==> flow/design.v <==
module apb_slave (
  input  logic        PCLK,
  input  logic        PRESETn,
  input  logic [31:0] PADDR,
  input  logic        PSEL,
  input  logic        PENABLE,
  input  logic        PWRITE,
  input  logic [31:0] PWDATA,
  output logic [31:0] PRDATA,
  output logic        PREADY,
  output logic        PSLVERR
);
  logic [15:0] [31:0] registers;
  logic [3:0] addr_index;
  logic       addr_valid;
  assign addr_index = PADDR[5:2];
  assign addr_valid = (PADDR[31:6] == 0);
  typedef enum logic [1:0] {
    IDLE,
    SETUP,
    ACCESS
  } apb_state_t;
  apb_state_t current_state, next_state;
  always_ff @(posedge PCLK or negedge PRESETn) begin
    if (!PRESETn) begin
      current_state <= IDLE;
    end else begin
      current_state <= next_state;
    end
  end
  always_comb begin
    case (current_state)
      IDLE: begin
        if (PSEL && !PENABLE)
          next_state = SETUP;
        else
          next_state = IDLE;
      end
      SETUP: begin
        if (PSEL && PENABLE)
          next_state = ACCESS;
        else
          next_state = IDLE;
      end
      ACCESS: begin
        if (PSEL && !PENABLE)
          next_state = SETUP;
        else
          next_state = IDLE;
      end
      default:
        next_state = IDLE;
    endcase
  end
  always_ff @(posedge PCLK or negedge PRESETn) begin
    if (!PRESETn) begin
      for (int i = 0; i < 16; i++)
        registers[i] <= 32'h0;
      PRDATA <= 32'h0;
      PREADY <= 1'b1;   
      PSLVERR <= 1'b0;  
    end
    else begin
      PREADY <= (next_state != SETUP);
      PSLVERR <= 1'b0;
      if (current_state == SETUP && PSEL && PENABLE) begin
        if (!addr_valid) begin
          PSLVERR <= 1'b1;
        end
        else if (!PWRITE) begin
          PRDATA <= registers[addr_index];
        end
      end
      if (current_state == ACCESS && PSEL && PENABLE && addr_valid && PWRITE) begin
        registers[addr_index] <= PWDATA;
      end
    end
  end
endmodule
* Step by step through the tools: apb_slave
Tool output for the design above, in the order of the flow. Line numbers count from 1 in the design file above. Cell names lack the library's common part. A cell with n/a has no value.
Inputs: design top apb_slave, clock PCLK, cell library sky130hd, corner tt_025C_1v80

* After elaboration
Source: Yosys, flattened and elaborated, memories not mapped. Widths are those after wreduce. Registers that Yosys merges into a memory's read port (data or address) are not register bits. Print and check cells do not count. Equal cells are merged and count once.
Cells by class: equal/unequal tests 3, reductions and logical operators 13, shift operators 3, add/sub/neg operators 1, mux-type cells 5, bitwise logic cells 4
Operators with widths (number):
- 32-bit by 33-bit variable shift with 512-bit output | 1
- 32-bit by 33-bit variable shift with 512-bit output (first input constant) | 1
- 512-bit by 10-bit variable part select with 32-bit output | 1
- 512-bit bitwise AND | 1
- 512-bit bitwise OR | 1
- 512-bit NOT | 1
- 9-bit negation with 33-bit output | 1
- 26-bit zero test | 1
- 1-bit logical AND | 8
- 2-bit case mux with 2-bit select | 1
- 3-bit AND reduction | 1
- 1-bit two-way mux | 3
- 2-bit by 1-bit equality test with 1-bit output (second input constant) | 1
- 2-bit by 1-bit != test with 1-bit output (second input constant) | 1
- 2-bit equality test (second input constant) | 1
- 2-bit zero test | 1
- 2-bit OR reduction | 1
- 2-bit two-way mux | 1
- 1-bit NOT | 1
- 1-bit zero test | 1
Bit counts: output and inout bits 34, flip-flop bits (word level) 548

* Logic depth
Depth = most cells in a row (Yosys ltp): at word level without a register or memory, in the mapped netlist without a sequential cell, where the memories' decode and read muxes count.
Logic depth: depth after elaboration 5, ABC_AREA 0, gate-level depth with buffers 12

* Netlist
Yosys stat after the flow's synthesis: flattened, memories mapped to cells. It holds for the ABC_AREA given above (unset counts as 0); a run with the other value may have another netlist.
Cells by type:
- dfrtp_1 | number 547, total area 1.37E+04 µm²
- mux2_2 | number 464, total area 5.23E+03 µm²
- mux4_2 | number 128, total area 2.88E+03 µm²
- mux2_1 | number 66, total area 743.213 µm²
- a22oi_1 | number 64, total area 480.461 µm²
- clkbuf_1 | number 71, total area 266.506 µm²
- mux2_4 | number 14, total area 210.202 µm²
- buf_6 | number 17, total area 191.434 µm²
- nand2_1 | number 39, total area 146.39 µm²
- buf_2 | number 21, total area 105.101 µm²
- buf_1 | number 21, total area 78.826 µm²
- dfstp_2 | number 2, total area 52.55 µm²
- nor4_1 | number 8, total area 50.048 µm²
- nand2_4 | number 4, total area 45.043 µm²
- nor2_1 | number 11, total area 41.29 µm²
- ha_1 | number 2, total area 25.024 µm²
- nand4_1 | number 4, total area 25.024 µm²
- inv_1 | number 6, total area 22.522 µm²
Other cell types: 20; their cells: 29.
Synthesis totals: mapped cells 1518, chip area (Yosys) 24504.8 µm², buffer cells 131, mapped flip-flops 549

* Timing after synthesis
OpenSTA on the mapped netlist: ideal clock, no wires. The path of least setup slack (recovery checks aside). Input and output delay are each 20% of the period. Register names are those of the netlist, which keeps one name where synthesis merged equal registers.
Timing path after synthesis: kind input-to-reg, start point in PADDR[2], end point reg registers, delay of the path 2.882 ns, launch time at the first pin 1.000 ns, path buffers 4, external input delay 1.000 ns, arrival 3.757 ns, path slack 1.118 ns, period 5.0 ns, data required time 4.875 ns, driving pins on the path 10, synthesis period reached 3.882 ns
"delay of the path" = arrival - input delay + setup time. "driving pins on the path": output pins that drive a net of the path, with the launching flip-flop's if there is one; two outputs of one cell count as two. "synthesis period reached" is the clock period less the worst setup slack; recovery checks do not enter. This is arithmetic on one report: input and output delays are still those of the set period (20% each). Where an end lacks its bit number, it is one bit of the signal, or one of the new flip-flops if synthesis recoded a state register. Between the ends stands the longest chain of elaborated cells between them, by number of cells; it is not shown to be the way that was timed. Of several equally long chains one is given. Each line given opens the expression or statement behind the cell; cells for indexed reads and writes are added by Yosys, which also makes memories of some case tables.
Between the ends, after synthesis: cells stage by stage buf_2 -> clkbuf_1 -> buf_1 -> nor3_1 -> ha_1 -> or4b_4 -> nor4_4 -> nand2_4 -> buf_6 -> mux2_4, cells in the longest elaborated chain 5
Ends and longest elaborated chain, after synthesis:
- from (decl) | RTL line 4 | input  logic [31:0] PADDR,
- 9-bit negation with 33-bit output | RTL line 75 | registers[addr_index] <= PWDATA;
- 32-bit by 33-bit variable shift with 512-bit output | RTL line 75
- 512-bit NOT | RTL line 75
- 512-bit bitwise AND | RTL line 75
- 512-bit bitwise OR | RTL line 75
- to (assign) | RTL line 75
- to (decl) | RTL line 13 | logic [15:0] [31:0] registers;

* Timing after layout
From the final timing report of job 1: the path of least setup slack in the routed layout; clock arrival at registers is part of the times.
Timing path after layout: kind input-to-reg, start point in PADDR[12], end point reg registers, data required time 5.57 ns, path buffers 2, external input delay 1.02 ns, path slack 1.23 ns, arrival 4.34 ns, period 5.12 ns, driving pins on the path 7, launch time at the first pin 1.02 ns
Where an end lacks its bit number, it is one bit of the signal, or one of the new flip-flops if synthesis recoded a state register. Between the ends stands the longest chain of elaborated cells between them, by number of cells; it is not shown to be the way that was timed. Of several equally long chains one is given.
Between the ends, after layout: cells stage by stage clkdlybuf4s50_1 -> nor4_1 -> nand4_1 -> nor2_1 -> nand4_1 -> buf_4 -> mux2_2, cells in the longest elaborated chain 3
Ends and longest elaborated chain, after layout:
- from (decl) | RTL line 4 | input  logic [31:0] PADDR,
- 26-bit zero test | RTL line 17 | assign addr_valid = (PADDR[31:6] == 0);
- 1-bit logical AND x2 | RTL line 74 | if (current_state == ACCESS && PSEL && PENABLE && addr_valid && PWRITE) begin
- to (assign) | RTL line 75 | registers[addr_index] <= PWDATA;
- to (decl) | RTL line 13 | logic [15:0] [31:0] registers;

# Flow runs of apb_slave

Stored flow runs of apb_slave (3 of them; Yosys, OpenROAD, sky130hd). They differ in their settings and are not a sequence. Constraints: input delay and output delay 20% of the set period each, output load 0.01 pF.
By "clock period achieved" is meant the clock period of the run minus its worst setup slack. This is arithmetic on one report: input and output delays are still those of the set period (20% each).
"time used up by the worst setup path": the worst setup path's part of the clock period (all of it between registers, 20% less for each end at a port) less its slack. A launch clock that arrives late makes it longer, a capture clock that arrives late makes it shorter.
"total power of the final layout" rests on the timing tool's default activity at the inputs, not on a simulated workload.

[job 1] flow files
==> flow/run.sh <==
#!/bin/bash
# the make line also repeats the synthesis and layout settings of config.mk as NAME=value (left out here)
make -C /OpenROAD-flow-scripts/flow DESIGN_CONFIG=/design/flow/config.mk WORK_HOME=/design/flow/orfs CLKGATE_MAP_FILE= finish
==> flow/config.mk <==
export PLATFORM = sky130hd
export DESIGN_NAME = apb_slave
export DESIGN_NICKNAME = apb_slave
export VERILOG_FILES = /design/flow/design.v
export SDC_FILE = /design/flow/constraint.sdc
export NUM_CORES = 4
export LEC_CHECK = 0
export ABC_AREA = 0
export CAP_MARGIN = 35
export CELL_PAD_IN_SITES_DETAIL_PLACEMENT = 1
export CELL_PAD_IN_SITES_GLOBAL_PLACEMENT = 3
export CORE_ASPECT_RATIO = 1.87
export CORE_MARGIN = 2
export CORE_UTILIZATION = 57
export CTS_CLUSTER_DIAMETER = 201
export GPL_ROUTABILITY_DRIVEN = 0
export GPL_TIMING_DRIVEN = 1
export HOLD_SLACK_MARGIN = 0.25
export MAX_ROUTING_LAYER = met4
export MIN_ROUTING_LAYER = met2
export PLACE_DENSITY = 0.46
export SLEW_MARGIN = 40
export TNS_END_PERCENT = 55
==> flow/constraint.sdc <==
create_clock -name core_clock -period 5.12 [get_ports {PCLK}]
set_input_delay 1.0240 -clock core_clock [delete_from_list [all_inputs] [get_ports {PCLK}]]
set_output_delay 1.0240 -clock core_clock [all_outputs]
set_load 0.01 [all_outputs]

[job 1] result: mapped cell area after synthesis 24504.8 µm²; full die area 44747.6 µm²; standard-cell area of the final layout 27721.6 µm²; utilization 65.6%; worst setup slack after layout 1.232 ns; sum of negative setup slack 0.000 ns; total power of the final layout 8594 µW; clock period achieved 3.888 ns; time used up by the worst setup path 2.86 ns; worst setup path kind input-to-reg

[job 2] flow files
==> flow/run.sh <==
#!/bin/bash
# the make line also repeats the synthesis and layout settings of config.mk as NAME=value (left out here)
make -C /OpenROAD-flow-scripts/flow DESIGN_CONFIG=/design/flow/config.mk WORK_HOME=/design/flow/orfs CLKGATE_MAP_FILE= finish
==> flow/config.mk <==
export PLATFORM = sky130hd
export DESIGN_NAME = apb_slave
export DESIGN_NICKNAME = apb_slave
export VERILOG_FILES = /design/flow/design.v
export SDC_FILE = /design/flow/constraint.sdc
export NUM_CORES = 4
export LEC_CHECK = 0
export ABC_AREA = 1
export CAP_MARGIN = 35
export CELL_PAD_IN_SITES_DETAIL_PLACEMENT = 1
export CELL_PAD_IN_SITES_GLOBAL_PLACEMENT = 3
export CORE_ASPECT_RATIO = 1.87
export CORE_MARGIN = 2
export CORE_UTILIZATION = 57
export GPL_ROUTABILITY_DRIVEN = 0
export GPL_TIMING_DRIVEN = 0
export HOLD_SLACK_MARGIN = 0.25
export MAX_ROUTING_LAYER = met5
export MIN_ROUTING_LAYER = met2
export PLACE_DENSITY = 0.46
export SLEW_MARGIN = 20
export TNS_END_PERCENT = 5
==> flow/constraint.sdc <==
create_clock -name core_clock -period 5.12 [get_ports {PCLK}]
set_input_delay 1.0240 -clock core_clock [delete_from_list [all_inputs] [get_ports {PCLK}]]
set_output_delay 1.0240 -clock core_clock [all_outputs]
set_load 0.01 [all_outputs]

[job 2] result: stopped before the end: placement reported GPL-0301

[job 3] flow files
==> flow/run.sh <==
#!/bin/bash
# the make line also repeats the synthesis and layout settings of config.mk as NAME=value (left out here)
make -C /OpenROAD-flow-scripts/flow DESIGN_CONFIG=/design/flow/config.mk WORK_HOME=/design/flow/orfs CLKGATE_MAP_FILE= finish
==> flow/config.mk <==
export PLATFORM = sky130hd
export DESIGN_NAME = apb_slave
export DESIGN_NICKNAME = apb_slave
export VERILOG_FILES = /design/flow/design.v
export SDC_FILE = /design/flow/constraint.sdc
export NUM_CORES = 4
export LEC_CHECK = 0
export CAP_MARGIN = 20
export CELL_PAD_IN_SITES_GLOBAL_PLACEMENT = 1
export CORE_ASPECT_RATIO = 1.43
export CORE_MARGIN = 2
export CORE_UTILIZATION = 54
export GPL_ROUTABILITY_DRIVEN = 0
export GPL_TIMING_DRIVEN = 0
export HOLD_SLACK_MARGIN = 0.26
export MIN_ROUTING_LAYER = met2
export SLEW_MARGIN = 20
export TNS_END_PERCENT = 45
==> flow/constraint.sdc <==
create_clock -name core_clock -period 5.0 [get_ports {PCLK}]
set_input_delay 1.0000 -clock core_clock [delete_from_list [all_inputs] [get_ports {PCLK}]]
set_output_delay 1.0000 -clock core_clock [all_outputs]
set_load 0.01 [all_outputs]

[job 3] result: mapped cell area after synthesis 24504.8 µm²; full die area 47126.9 µm²; standard-cell area of the final layout 28178.3 µm²; utilization 62.7%; worst setup slack after layout 0.282 ns; sum of negative setup slack 0.000 ns; total power of the final layout 9053 µW; clock period achieved 4.718 ns; time used up by the worst setup path 3.72 ns; worst setup path kind input-to-reg
